==> flow/design.v <==
`timescale 1ns / 1ps
module ControlUnit (
    input  logic        clk,
    input  logic        reset,
    input  logic [31:0] instrCode,
    output logic        regFileWe,
    output logic [ 3:0] aluControl,
    output logic        aluSrcMuxSel,
    output logic        dataWe,
    output logic [ 2:0] RFWDSrcMuxSel,
    output logic        branch,
    output logic        jal,
    output logic        jalr,
    output logic        PCEn,
    output logic        transfer,
    input  logic        ready
);
    wire [6:0] opcode = instrCode[6:0];
    wire [3:0] operators = {
        instrCode[30], instrCode[14:12]
    };   
    logic [10:0] signals;
    assign {PCEn, regFileWe, aluSrcMuxSel, dataWe, RFWDSrcMuxSel, branch, jal, jalr,transfer} = signals;
    typedef enum {
        FETCH,
        DECODE,
        R_EXE,
        I_EXE,
        B_EXE,
        LU_EXE,
        AU_EXE,
        J_EXE,
        JL_EXE,
        S_EXE,
        S_MEM,
        L_EXE,
        L_MEM,
        L_WB
    } state_e;
    state_e state, state_next;
    always_ff @(posedge clk, posedge reset) begin
        if (reset) state <= FETCH;
        else state <= state_next;
    end
    always_comb begin
        state_next = state;
        case (state)
            FETCH:  state_next = DECODE;
            DECODE: begin
                case (opcode)
                    7'b0110011:  state_next = R_EXE;
                    7'b0100011:  state_next = S_EXE;
                    7'b0000011:  state_next = L_EXE;
                    7'b0010011:  state_next = I_EXE;
                    7'b1100011:  state_next = B_EXE;
                    7'b0110111: state_next = LU_EXE;
                    7'b0010111: state_next = AU_EXE;
                    7'b1101111:  state_next = J_EXE;
                    7'b1100111: state_next = JL_EXE;
                endcase
            end
            R_EXE:  state_next = FETCH;
            S_EXE:  state_next = S_MEM;
            S_MEM:  if (ready) state_next = FETCH;
            L_EXE:  state_next = L_MEM;
            L_MEM:  if (ready) state_next = L_WB;
            L_WB:   state_next = FETCH;
            I_EXE:  state_next = FETCH;
            B_EXE:  state_next = FETCH;
            LU_EXE: state_next = FETCH;
            AU_EXE: state_next = FETCH;
            J_EXE:  state_next = FETCH;
            JL_EXE: state_next = FETCH;
        endcase
    end
    always_comb begin
        signals = 11'b0_0_0_0_000_0_0_0_0;
        aluControl = operators;
        case (state)
            FETCH:  signals = 11'b1_0_0_0_000_0_0_0_0;
            DECODE: signals = 11'b0_0_0_0_000_0_0_0_0;
            R_EXE:  signals = 11'b0_1_0_0_000_0_0_0_0;
            S_EXE: begin
                signals    = 11'b0_0_1_0_000_0_0_0_0;
                aluControl = 4'b0000;
            end
            S_MEM:  signals = 11'b0_0_1_1_000_0_0_0_1;
            L_EXE: begin
                signals = 11'b0_0_1_0_001_0_0_0_0;
                aluControl = 4'b0000;
            end
            L_MEM:  signals = 11'b0_0_1_0_001_0_0_0_1;
            L_WB:   signals = 11'b0_1_1_0_001_0_0_0_0;
            I_EXE: begin
                signals = 11'b0_1_1_0_000_0_0_0_0;
                if (operators == 4'b1101)
                    aluControl = operators;   
                else aluControl = {1'b0, operators[2:0]};   
            end
            B_EXE:  signals = 11'b0_0_0_0_000_1_0_0_0;
            LU_EXE: signals = 11'b0_1_0_0_010_0_0_0_0;
            AU_EXE: signals = 11'b0_1_0_0_011_0_0_0_0;
            J_EXE:  signals = 11'b0_1_0_0_100_0_1_0_0;
            JL_EXE: begin
                signals    = 11'b0_1_0_0_100_0_1_1_0;
                aluControl = 4'b0000;
            end
        endcase
    end
endmodule
`timescale 1ns / 1ps
module DataPath (
    input  logic        clk,
    input  logic        reset,
    input  logic        regFileWe,
    input  logic [ 3:0] aluControl,
    input  logic        aluSrcMuxSel,
    input  logic [ 2:0] RFWDSrcMuxSel,
    input  logic        branch,
    input  logic        jal,
    input  logic        jalr,
    input  logic        PCEn,
    output logic [31:0] instrMemAddr,
    input  logic [31:0] instrCode,
    output logic [31:0] dataAddr,
    output logic [31:0] dataWData,
    input  logic [31:0] dataRData
);
    logic [31:0] aluResult, RFData1, RFData2;
    logic [31:0] PCSrcData, PCOutData, PC_Imm_Adder_SrcMuxOut;
    logic [31:0] immExt, aluSrcMuxOut, RFWDSrcMuxOut;
    logic btaken, PCSrcMuxSel;
    logic [31:0] PC_Imm_AdderResult, PC_4_AdderResult, PCSrcMuxOut;
    logic [31:0] DecReg_RFData1, DecReg_RFData2, DecReg_immExt;
    logic [31:0] ExeReg_aluResult, ExeReg_RFData2, ExeReg_PCSrcMuxOut, MemAccReg_dataRData;
    assign instrMemAddr = PCOutData;
    assign dataAddr     = ExeReg_aluResult;
    assign dataWData    = ExeReg_RFData2;
    assign PCSrcMuxSel  = jal | (btaken & branch);
    RegisterFile U_RegFile (
        .clk(clk),
        .we(regFileWe),
        .RAddr1(instrCode[19:15]),
        .RAddr2(instrCode[24:20]),
        .WAddr(instrCode[11:7]),
        .WData(RFWDSrcMuxOut),
        .RData1(RFData1),
        .RData2(RFData2)
    );
    register U_DecReg_RFRD1 (
        .clk  (clk),
        .reset(reset),
        .d    (RFData1),
        .q    (DecReg_RFData1)
    );
    register U_DecReg_RFRD2 (
        .clk  (clk),
        .reset(reset),
        .d    (RFData2),
        .q    (DecReg_RFData2)
    );
    register U_ExeReg_RFRD2 (
        .clk  (clk),
        .reset(reset),
        .d    (DecReg_RFData2),
        .q    (ExeReg_RFData2)
    );
    mux_2x1 U_ALUSrcMux (
        .sel(aluSrcMuxSel),
        .x0 (DecReg_RFData2),
        .x1 (DecReg_immExt),
        .y  (aluSrcMuxOut)
    );
    register U_MemAccReg_dataRData (
        .clk  (clk),
        .reset(reset),
        .d    (dataRData),
        .q    (MemAccReg_dataRData)
    );
    mux_5x1 U_RFWDSrcMux (
        .sel(RFWDSrcMuxSel),
        .x0 (aluResult),
        .x1 (MemAccReg_dataRData),
        .x2 (DecReg_immExt),
        .x3 (PC_Imm_AdderResult),
        .x4 (PC_4_AdderResult),
        .y  (RFWDSrcMuxOut)
    );
    alu U_ALU (
        .aluControl(aluControl),
        .a(DecReg_RFData1),
        .b(aluSrcMuxOut),
        .btaken(btaken),
        .result(aluResult)
    );
    register U_ExeReg_ALU (
        .clk  (clk),
        .reset(reset),
        .d    (aluResult),
        .q    (ExeReg_aluResult)
    );
    extend U_ImmExtend (
        .instrCode(instrCode),
        .immExt(immExt)
    );
    register U_DecReg_ImmExtend (
        .clk  (clk),
        .reset(reset),
        .d    (immExt),
        .q    (DecReg_immExt)
    );
    mux_2x1 U_PC_Imm_Adder_SrcMux (
        .sel(jalr),
        .x0 (PCOutData),
        .x1 (RFData1),
        .y  (PC_Imm_Adder_SrcMuxOut)
    );
    adder U_PC_Imm_Adder (
        .a(DecReg_immExt),
        .b(PC_Imm_Adder_SrcMuxOut),
        .y(PC_Imm_AdderResult)
    );
    adder U_PC_4_Adder (
        .a(32'd4),
        .b(PCOutData),
        .y(PC_4_AdderResult)
    );
    mux_2x1 U_PCSrcMux (
        .sel(PCSrcMuxSel),
        .x0 (PC_4_AdderResult),
        .x1 (PC_Imm_AdderResult),
        .y  (PCSrcMuxOut)
    );
    register U_ExeReg_PCSrcMux (
        .clk  (clk),
        .reset(reset),
        .d    (PCSrcMuxOut),
        .q    (ExeReg_PCSrcMuxOut)
    );
    registerEn U_PC (
        .clk  (clk),
        .reset(reset),
        .en   (PCEn),
        .d    (ExeReg_PCSrcMuxOut),
        .q    (PCOutData)
    );
endmodule
module alu (
    input  logic [ 3:0] aluControl,
    input  logic [31:0] a,
    input  logic [31:0] b,
    output logic        btaken,
    output logic [31:0] result
);
    always_comb begin
        case (aluControl)
            4'b0000:    result = a + b;
            4'b1000:    result = a - b;
            4'b0001:    result = a << b;
            4'b0101:    result = a >> b;
            4'b1101:    result = $signed(a) >>> b[4:0];
            4'b0010:    result = ($signed(a) < $signed(b)) ? 1 : 0;
            4'b0011:   result = (a < b) ? 1 : 0;
            4'b0100:    result = a ^ b;
            4'b0110:     result = a | b;
            4'b0111:    result = a & b;
            default: result = 32'b0;
        endcase
    end
    always_comb begin : branch_processor
        btaken = 1'b0;
        case (aluControl[2:0])
            3'b000:    btaken = (a == b);
            3'b001:    btaken = (a != b);
            3'b100:    btaken = ($signed(a) < $signed(b));
            3'b101:    btaken = ($signed(a) >= $signed(b));
            3'b110:   btaken = (a < b);
            3'b111:   btaken = (a >= b);
            default: btaken = 1'b0;
        endcase
    end
endmodule
module register (
    input  logic        clk,
    input  logic        reset,
    input  logic [31:0] d,
    output logic [31:0] q
);
    always_ff @(posedge clk, posedge reset) begin
        if (reset) q <= 0;
        else q <= d;
    end
endmodule
module registerEn (
    input  logic        clk,
    input  logic        reset,
    input  logic        en,
    input  logic [31:0] d,
    output logic [31:0] q
);
    always_ff @(posedge clk, posedge reset) begin
        if (reset) q <= 0;
        else begin
            if (en) q <= d;
        end
    end
endmodule
module adder (
    input  logic [31:0] a,
    input  logic [31:0] b,
    output logic [31:0] y
);
    assign y = a + b;
endmodule
module RegisterFile (
    input  logic        clk,
    input  logic        we,
    input  logic [ 4:0] RAddr1,
    input  logic [ 4:0] RAddr2,
    input  logic [ 4:0] WAddr,
    input  logic [31:0] WData,
    output logic [31:0] RData1,
    output logic [31:0] RData2
);
    logic [31:0] RegFile[0:2**5-1];
    always_ff @(posedge clk) begin
        if (we) RegFile[WAddr] <= WData;
    end
    assign RData1 = (RAddr1 != 0) ? RegFile[RAddr1] : 32'b0;
    assign RData2 = (RAddr2 != 0) ? RegFile[RAddr2] : 32'b0;
endmodule
module mux_2x1 (
    input  logic        sel,
    input  logic [31:0] x0,
    input  logic [31:0] x1,
    output logic [31:0] y
);
    always_comb begin
        case (sel)
            1'b0:    y = x0;
            1'b1:    y = x1;
            default: y = 32'b0;
        endcase
    end
endmodule
module mux_5x1 (
    input  logic [ 2:0] sel,
    input  logic [31:0] x0,
    input  logic [31:0] x1,
    input  logic [31:0] x2,
    input  logic [31:0] x3,
    input  logic [31:0] x4,
    output logic [31:0] y
);
    always_comb begin
        y = 32'b0;
        case (sel)
            3'd0: y = x0;
            3'd1: y = x1;
            3'd2: y = x2;
            3'd3: y = x3;
            3'd4: y = x4;
        endcase
    end
endmodule
module extend (
    input  logic [31:0] instrCode,
    output logic [31:0] immExt
);
    wire [6:0] opcode = instrCode[6:0];
    wire [2:0] func3 = instrCode[14:12];
    always_comb begin
        immExt = 32'b0;
        case (opcode)
            7'b0110011: immExt = 32'b0;
            7'b0000011: immExt = {{20{instrCode[31]}}, instrCode[31:20]};
            7'b0100011:
            immExt = {{20{instrCode[31]}}, instrCode[31:25], instrCode[11:7]};
            7'b0010011: begin
                case (func3)
                    3'b001:  immExt = {27'b0, instrCode[24:20]};
                    3'b101:  immExt = {27'b0, instrCode[24:20]};
                    3'b011:  immExt = {20'b0, instrCode[31:20]};
                    default: immExt = {{20{instrCode[31]}}, instrCode[31:20]};
                endcase
            end
            7'b1100011:
            immExt = {
                {20{instrCode[31]}},
                instrCode[7],
                instrCode[30:25],
                instrCode[11:8],
                1'b0
            };
            7'b0110111: immExt = {instrCode[31:12], 12'b0};
            7'b0010111: immExt = {instrCode[31:12], 12'b0};
            7'b1101111:
            immExt = {
                {12{instrCode[31]}},
                instrCode[19:12],
                instrCode[20],
                instrCode[30:21],
                1'b0
            };
            7'b1100111: immExt = {{20{instrCode[31]}}, instrCode[31:20]};
            default: immExt = 32'b0;
        endcase
    end
endmodule
`timescale 1ns / 1ps
module RV32I_Core (
    input  logic        clk,
    input  logic        reset,
    input  logic [31:0] instrCode,
    output logic [31:0] instrMemAddr,
    output logic        dataWe,
    output logic [31:0] dataAddr,
    output logic [31:0] dataWData,
    input  logic [31:0] dataRData,
    output logic        transfer,
    input  logic        ready
);
    logic        regFileWe;
    logic [ 3:0] aluControl;
    logic        aluSrcMuxSel;
    logic [ 2:0] RFWDSrcMuxSel;
    logic        branch;
    logic        jal;
    logic        jalr;
    logic        PCEn;
    ControlUnit U_ControlUnit (.*);
    DataPath U_DataPath (.*);
endmodule
Appendix: tool output

==> Tool chain data of RV32I_Core <==
Tool output for the design above before and after an edit, in the order of the flow.
Lines under "orig" count in the file above, lines under "edited" in the edited file.
"diff": "edited" minus "orig" as printed here.
Operators carry their Yosys type and port widths (W data, S select, Z words).
{ "setup": {"top": "RV32I_Core", "clock": "clk", "lib": "sky130hd", "pvt_corner": "tt_025C_1v80"} }

==> The edit <==
The edit as a unified diff against the file above.
The edited RTL no longer does the same as the RTL above: the edit was made by script, with no optimisation intended.
begin of diff
@@ -148,10 +148,5 @@
         .RData2(RFData2)
     );
-    register U_DecReg_RFRD1 (
-        .clk  (clk),
-        .reset(reset),
-        .d    (RFData1),
-        .q    (DecReg_RFData1)
-    );
+    assign DecReg_RFData1 = RFData1;
     register U_DecReg_RFRD2 (
         .clk  (clk),
end of diff

==> Elaborated design <==
Source: Yosys, flattened and elaborated, memories not mapped. Widths are those after wreduce. Registers that Yosys merges into a memory's read port (data or address) are not register bits. Print and check cells do not count.
Memory sizes are those after Yosys's memory passes, which may raise the word count (mostly to a power of two), join words into wider ones and drop unused or constant bits.
{ "bits": {"columns": ["element", "orig", "edited", "diff"], "rows": [
  ["reg_bits", 288, 256, -32],
  ["ram_bits", 1024, 1024, 0],
  ["memories", 1, 1, 0],
  ["output_inout_bits", 98, 98, 0],
  ["wordCells", 113, 112, -1]
]} }
{ "op_classes": {"columns": ["element", "orig", "edited", "diff"], "rows": [
  ["add_sub_neg", 4, 4, 0],
  ["n_cmp", 4, 4, 0],
  ["eq_ne", 49, 49, 0],
  ["shift", 3, 3, 0],
  ["n_mux", 22, 22, 0],
  ["logic", 8, 8, 0],
  ["reduce_and_logical", 13, 13, 0]
]} }
{ "mem_list": {"columns": ["element", "orig", "edited"], "rows": [
  ["memory_list", "U_DataPath.U_RegFile.RegFile 32 x 32 bit 2R1W", "U_DataPath.U_RegFile.RegFile 32 x 32 bit 2R1W"]
]} }
Unchanged operator kinds not shown: 55.

==> Longest topological paths <==
Yosys ltp: most cells in a row. Word level: on the elaborated netlist, between registers, memories and ports. Mapped: between sequential cells and ports; inverters and the memories' decode and read muxes count.
{ "logic_depth": {"columns": ["element", "orig", "edited", "diff"], "rows": [
  ["word_depth", 10, 10, 0],
  ["ABC_AREA", "0", "0", null],
  ["mapped_depth", 24, 25, 1]
]} }

==> Netlist <==
The flow's flattened synthesis, as Yosys stat reports it; memories are mapped. The netlist is that of the ABC_AREA named above (0 if unset); the other value can give another one.
{ "mapped": {"columns": ["element", "orig", "edited", "diff"], "rows": [
  ["cell_count", 4581, 4801, 220],
  ["synth_area_um2", 68216.7, 68026.5, -190.2],
  ["sequential_area_um2", 37507.2, 36706.5, -800.7],
  ["ffs", 1294, 1262, -32],
  ["n_buf", 325, 336, 11]
]} }
{ "by_type": {"columns": ["cell", "orig", "edited", "diff"], "rows": [
  ["sky130_fd_sc_hd__mux4_2", 646, 501, -145],
  ["sky130_fd_sc_hd__mux2i_1", 123, 263, 140],
  ["sky130_fd_sc_hd__o22ai_1", 17, 84, 67],
  ["sky130_fd_sc_hd__a22oi_1", 40, 103, 63],
  ["sky130_fd_sc_hd__nand2_1", 312, 258, -54],
  ["sky130_fd_sc_hd__nor2_1", 257, 307, 50],
  ["sky130_fd_sc_hd__o221ai_1", 11, 54, 43],
  ["sky130_fd_sc_hd__mux2_2", 75, 110, 35],
  ["sky130_fd_sc_hd__clkbuf_1", 220, 187, -33],
  ["sky130_fd_sc_hd__dfrtp_1", 269, 237, -32],
  ["sky130_fd_sc_hd__buf_2", 25, 54, 29],
  ["sky130_fd_sc_hd__a22o_1", 7, 34, 27],
  ["sky130_fd_sc_hd__a211oi_1", 49, 24, -25],
  ["sky130_fd_sc_hd__o22a_1", 3, 26, 23],
  ["sky130_fd_sc_hd__buf_4", 1, 22, 21],
  ["sky130_fd_sc_hd__nand3_1", 59, 79, 20],
  ["sky130_fd_sc_hd__buf_1", 77, 58, -19],
  ["sky130_fd_sc_hd__xnor2_1", 51, 33, -18]
]} }
Unchanged cell types not shown: 9.
The list need not be complete.
The figures by module come from a second, unflattened synthesis with its own total; it is not the netlist above.
{ "hier_totals": {"columns": ["element", "orig", "edited", "diff"], "rows": [
  ["cells_unflattened", 4907, 4874, -33],
  ["area_unflattened_um2", 70442.6, 69638.0, -804.6]
]} }
Each row is one instance without its submodules.
{ "by_module_orig": {"columns": ["mod", "instances", "n_cells", "area_um2", "seq_area_um2"], "rows": [
  ["RegisterFile", 1, 2400, 46960.0, 30749.5],
  ["alu", 1, 1380, 9280.2, 0.0],
  ["register", 7, 33, 804.5, 800.8],
  ["adder", 2, 202, 1498.9, 0.0],
  ["mux_2x1", 3, 36, 544.3, 0.0],
  ["registerEn", 1, 69, 1348.8, 800.8],
  ["mux_5x1", 1, 158, 1340.0, 0.0],
  ["ControlUnit", 1, 69, 674.4, 351.6],
  ["extend", 1, 85, 561.8, 0.0],
  ["DataPath", 1, 3, 15.0, 0.0],
  ["RV32I_Core", 1, 0, 0.0, 0.0]
]} }
{ "by_module_edited": {"columns": ["mod", "instances", "n_cells", "area_um2", "seq_area_um2"], "rows": [
  ["RegisterFile", 1, 2400, 46960.0, 30749.5],
  ["alu", 1, 1380, 9280.2, 0.0],
  ["register", 6, 33, 804.5, 800.8],
  ["adder", 2, 202, 1498.9, 0.0],
  ["mux_2x1", 3, 36, 544.3, 0.0],
  ["registerEn", 1, 69, 1348.8, 800.8],
  ["mux_5x1", 1, 158, 1340.0, 0.0],
  ["ControlUnit", 1, 69, 674.4, 351.6],
  ["extend", 1, 85, 561.8, 0.0],
  ["DataPath", 1, 3, 15.0, 0.0],
  ["RV32I_Core", 1, 0, 0.0, 0.0]
]} }

==> Worst setup path after synthesis <==
OpenSTA on the mapped netlist: ideal clock, no wires. The path of least setup slack (recovery checks aside). Input and output delay are each 20% of the period. Register names are those of the netlist, which keeps one name where synthesis merged equal registers.
{ "synth_path": {"columns": ["element", "orig", "edited", "diff"], "rows": [
  ["path_type", "in2reg", "in2reg", null],
  ["startpoint", "input instrCode[15]", "input instrCode[15]", null],
  ["endpoint", "memory U_DataPath.U_RegFile.RegFile[0][30]", "memory U_DataPath.U_RegFile.RegFile[0][19]", null],
  ["tclk_ps", 8000, 8000, 0],
  ["input_delay_ps", 1600, 1600, 0],
  ["launch_ps", 1600, 1600, 0],
  ["arrival_time_ps", 8159, 7211, -948],
  ["slack_ps", -550, 335, 885],
  ["delay_ps", 6949, 6065, -884],
  ["path_stages", 21, 21, 0],
  ["n_path_buf", 4, 6, 2],
  ["synth_period_reached_ps", 8550, 7665, -885]
]} }
"delay_ps" is the arrival time less input delay plus setup time.
"path_stages": output pins that drive a net of the path, with the launching flip-flop's if there is one; two outputs of one cell count as two.
"synth_period_reached_ps" is the clock period less the worst setup slack; recovery checks do not enter. This is arithmetic on one report: input and output delays are still those of the set period (20% each).
The rows between start and end are the longest chain of elaborated cells between them; the timing report does not say that the signal goes this way. Where chains are equally long, one stands for them.
Each line given opens the expression or statement behind the cell; cells for indexed reads and writes are added by Yosys, which also makes memories of some case tables.
The chain passes a memory read, where the word-level depth is cut; so it can be longer than that depth.
{ "synth_via_orig": {"path_cell_list": "sky130_fd_sc_hd__clkbuf_1 sky130_fd_sc_hd__clkbuf_1 sky130_fd_sc_hd__buf_1 sky130_fd_sc_hd__clkbuf_1 sky130_fd_sc_hd__mux4_2 sky130_fd_sc_hd__mux4_2 sky130_fd_sc_hd__mux2i_1 sky130_fd_sc_hd__nor2_1 sky130_fd_sc_hd__mux2_2 sky130_fd_sc_hd__ha_1 sky130_fd_sc_hd__nor2b_1 sky130_fd_sc_hd__o31a_1 sky130_fd_sc_hd__or3_1 sky130_fd_sc_hd__a21oi_1 sky130_fd_sc_hd__o31ai_1 sky130_fd_sc_hd__a21oi_1 sky130_fd_sc_hd__o21ai_1 sky130_fd_sc_hd__a31oi_1 sky130_fd_sc_hd__o211ai_1 sky130_fd_sc_hd__xnor2_1 sky130_fd_sc_hd__o221ai_1", "elab_chain_cells": 6, "cells_between": 7, "cone_classes": "1 x add/sub; 4 x mux; 1 x reduce/logical; 1 x memory"} }
{ "synth_lines_orig": {"columns": ["element", "line_no", "text"], "rows": [
  ["start, declared", 414, "input  logic [31:0] instrCode,"],
  ["$mem_v2 Z32 W32", 325, "logic [31:0] RegFile[0:2**5-1];"],
  ["$mux W32", 329, "assign RData1 = (RAddr1 != 0) ? RegFile[RAddr1] : 32'b0;"],
  ["$pmux W32 S2", 339, "case (sel)"],
  ["$add A32 B32 Y32", 313, "assign y = a + b;"],
  ["$pmux W32 S5", 357, "case (sel)"],
  ["$mux W32", 327, "if (we) RegFile[WAddr] <= WData;"],
  ["end, declared", 325, null]
]} }
Some nets on the timed path still bear RTL names; the line given drives or declares the net.
{ "synth_nets_orig": {"columns": ["signal", "line_no"], "rows": [
  ["U_DataPath.RFData1[2]", 329]
]} }
{ "synth_via_edited": {"path_cell_list": "sky130_fd_sc_hd__buf_6 sky130_fd_sc_hd__buf_12 sky130_fd_sc_hd__buf_6 sky130_fd_sc_hd__buf_4 sky130_fd_sc_hd__buf_2 sky130_fd_sc_hd__mux2i_1 sky130_fd_sc_hd__o22ai_1 sky130_fd_sc_hd__a2111oi_0 sky130_fd_sc_hd__a21o_2 sky130_fd_sc_hd__nor2_1 sky130_fd_sc_hd__ha_1 sky130_fd_sc_hd__clkbuf_1 sky130_fd_sc_hd__or3_1 sky130_fd_sc_hd__or3_1 sky130_fd_sc_hd__or3_1 sky130_fd_sc_hd__o221a_2 sky130_fd_sc_hd__o41ai_1 sky130_fd_sc_hd__a221oi_1 sky130_fd_sc_hd__a21oi_1 sky130_fd_sc_hd__nor3b_1 sky130_fd_sc_hd__o21ai_0"} }
{ "synth_lines_edited": {"columns": ["element", "line_no", "text"], "rows": [
  ["start, declared", 409, "input  logic [31:0] instrCode,"],
  ["end, declared", 320, "logic [31:0] RegFile[0:2**5-1];"]
]} }
edited: No chain of elaborated cells between the ends is given.

==> Timing after layout <==
Path of least setup slack in the final report of the runs of set A (OpenROAD, finished layout, wires in). Where an end is a register, its clock arrival counts in the times.
The path's times are printed in steps of 10 ps; the period is the one set.
{ "layout_path": {"columns": ["element", "orig", "edited", "diff"], "rows": [
  ["path_type", "reg2reg", "in2reg", null],
  ["startpoint", "register U_ControlUnit.state", "input instrCode[18]", null],
  ["endpoint", "memory U_DataPath.U_RegFile.RegFile[10][26]", "memory U_DataPath.U_RegFile.RegFile[28][30]", null],
  ["tclk_ps", 7320, 7320, 0],
  ["input_delay_ps", null, 1460, null],
  ["launch_ps", 780, 1460, 680],
  ["arrival_time_ps", 7390, 7470, 80],
  ["slack_ps", 470, 370, -100],
  ["path_stages", 20, 23, 3],
  ["n_path_buf", 3, 8, 5]
]} }
Where an end lacks its bit number, it is one bit of the signal, or one of the new flip-flops if synthesis recoded a state register.
{ "layout_via_orig": {"path_cell_list": "sky130_fd_sc_hd__dfrtp_1 sky130_fd_sc_hd__or4_1 sky130_fd_sc_hd__nor2_4 sky130_fd_sc_hd__mux2i_4 sky130_fd_sc_hd__inv_2 sky130_fd_sc_hd__ha_1 sky130_fd_sc_hd__o21ai_0 sky130_fd_sc_hd__o21a_1 sky130_fd_sc_hd__o21ai_1 sky130_fd_sc_hd__a2bb2oi_1 sky130_fd_sc_hd__a21oi_1 sky130_fd_sc_hd__buf_4 sky130_fd_sc_hd__o41ai_1 sky130_fd_sc_hd__buf_4 sky130_fd_sc_hd__nor2_1 sky130_fd_sc_hd__mux2i_1 sky130_fd_sc_hd__o211ai_1 sky130_fd_sc_hd__or3_1 sky130_fd_sc_hd__a21o_1 sky130_fd_sc_hd__buf_12"} }
{ "layout_lines_orig": {"columns": ["element", "line_no", "text"], "rows": [
  ["start, declared", 40, "state_e state, state_next;"],
  ["start, assigned", 42, "if (reset) state <= FETCH;"],
  ["start, assigned", 43, "else state <= state_next;"],
  ["end, declared", 325, "logic [31:0] RegFile[0:2**5-1];"]
]} }
orig: No chain of elaborated cells between the ends is given.
Some nets on the timed path still bear RTL names; the line given drives or declares the net.
{ "layout_nets_orig": {"columns": ["signal", "line_no", "text"], "rows": [
  ["U_DataPath.U_ALU.result[26]", 256, "case (aluControl)"],
  ["U_DataPath.RFWDSrcMuxOut[26]", 357, "case (sel)"]
]} }
{ "layout_via_edited": {"path_cell_list": "sky130_fd_sc_hd__clkdlybuf4s50_1 sky130_fd_sc_hd__buf_12 sky130_fd_sc_hd__and2_4 sky130_fd_sc_hd__buf_12 sky130_fd_sc_hd__buf_4 sky130_fd_sc_hd__buf_4 sky130_fd_sc_hd__a22o_1 sky130_fd_sc_hd__a2111oi_0 sky130_fd_sc_hd__a21oi_1 sky130_fd_sc_hd__and2_1 sky130_fd_sc_hd__mux2_2 sky130_fd_sc_hd__ha_1 sky130_fd_sc_hd__and3_1 sky130_fd_sc_hd__a221oi_1 sky130_fd_sc_hd__o21ai_0 sky130_fd_sc_hd__buf_4 sky130_fd_sc_hd__a31o_2 sky130_fd_sc_hd__a31o_2 sky130_fd_sc_hd__a31oi_1 sky130_fd_sc_hd__xor2_1 sky130_fd_sc_hd__buf_4 sky130_fd_sc_hd__o221ai_2 sky130_fd_sc_hd__buf_12"} }
{ "layout_lines_edited": {"columns": ["element", "line_no", "text"], "rows": [
  ["start, declared", 409, "input  logic [31:0] instrCode,"],
  ["end, declared", 320, "logic [31:0] RegFile[0:2**5-1];"]
]} }
edited: No chain of elaborated cells between the ends is given.
{ "layout_nets_edited": {"columns": ["signal", "line_no", "text"], "rows": [
  ["U_DataPath.RFWDSrcMuxOut[30]", 352, "case (sel)"]
]} }

==> Measured runs <==
Runs of the flow (Yosys, OpenROAD) on both versions; the two runs of a pair have the same settings. The constraints put input and output delay at 20% of the set period each and load the outputs with 0.01 pF.
{ "flow_settings_set_A": {"CORE_UTILIZATION": 40, "period_ns": 7.32, "CAP_MARGIN": 20, "CORE_MARGIN": 2, "SLEW_MARGIN": 20} }
{ "results_set_A": {"columns": ["element", "orig", "edited", "diff"], "rows": [
  ["yosys.chip_area_um2", 68216.7, 68026.5, -190.2],
  ["dieArea_um2", 173860.0, 173381.0, -479.0],
  ["finalCellArea_um2", 78656.7, 82288.9, 3632.2],
  ["layout_utilization_pct", 46.4, 48.7, 2.3],
  ["setup_ws_ps", 470, 366, -104],
  ["tns_ps", 0, 0, 0],
  ["hold_ws_ps", 428, 413, -15],
  ["total_power_mw", 19.052, 19.996, 0.944],
  ["achievedPeriod_ps", 6850, 6954, 104]
]} }
{ "flow_settings_set_B": {"ABC_AREA": 0, "CORE_ASPECT_RATIO": 1.75, "CORE_UTILIZATION": 23, "CTS_CLUSTER_SIZE": 67, "GPL_TIMING_DRIVEN": 0, "MIN_ROUTING_LAYER": "met1", "PLACE_DENSITY_LB_ADDON": 0.28, "SETUP_SLACK_MARGIN": 2.26, "SLEW_MARGIN": 0, "period_ns": 9.49, "CAP_MARGIN": 20, "CORE_MARGIN": 2} }
{ "results_set_B": {"columns": ["element", "orig", "edited", "diff"], "rows": [
  ["yosys.chip_area_um2", 68216.7, 68026.5, -190.2],
  ["dieArea_um2", 301137.0, 300307.0, -830.0],
  ["finalCellArea_um2", 83742.8, 87803.0, 4060.2],
  ["layout_utilization_pct", 28.4, 29.8, 1.4],
  ["setup_ws_ps", 2005, 1917, -88],
  ["tns_ps", 0, 0, 0],
  ["hold_ws_ps", 413, 454, 41],
  ["total_power_mw", 14.907, 16.009, 1.102],
  ["achievedPeriod_ps", 7485, 7573, 88]
]} }
"achievedPeriod_ps" is the run's clock period less its worst setup slack. It is reckoned from that one timing run; input and output delays stay at 20% of the period that was set.
"total_power_mw": no workload was simulated; the value follows from the tool's default switching activity.
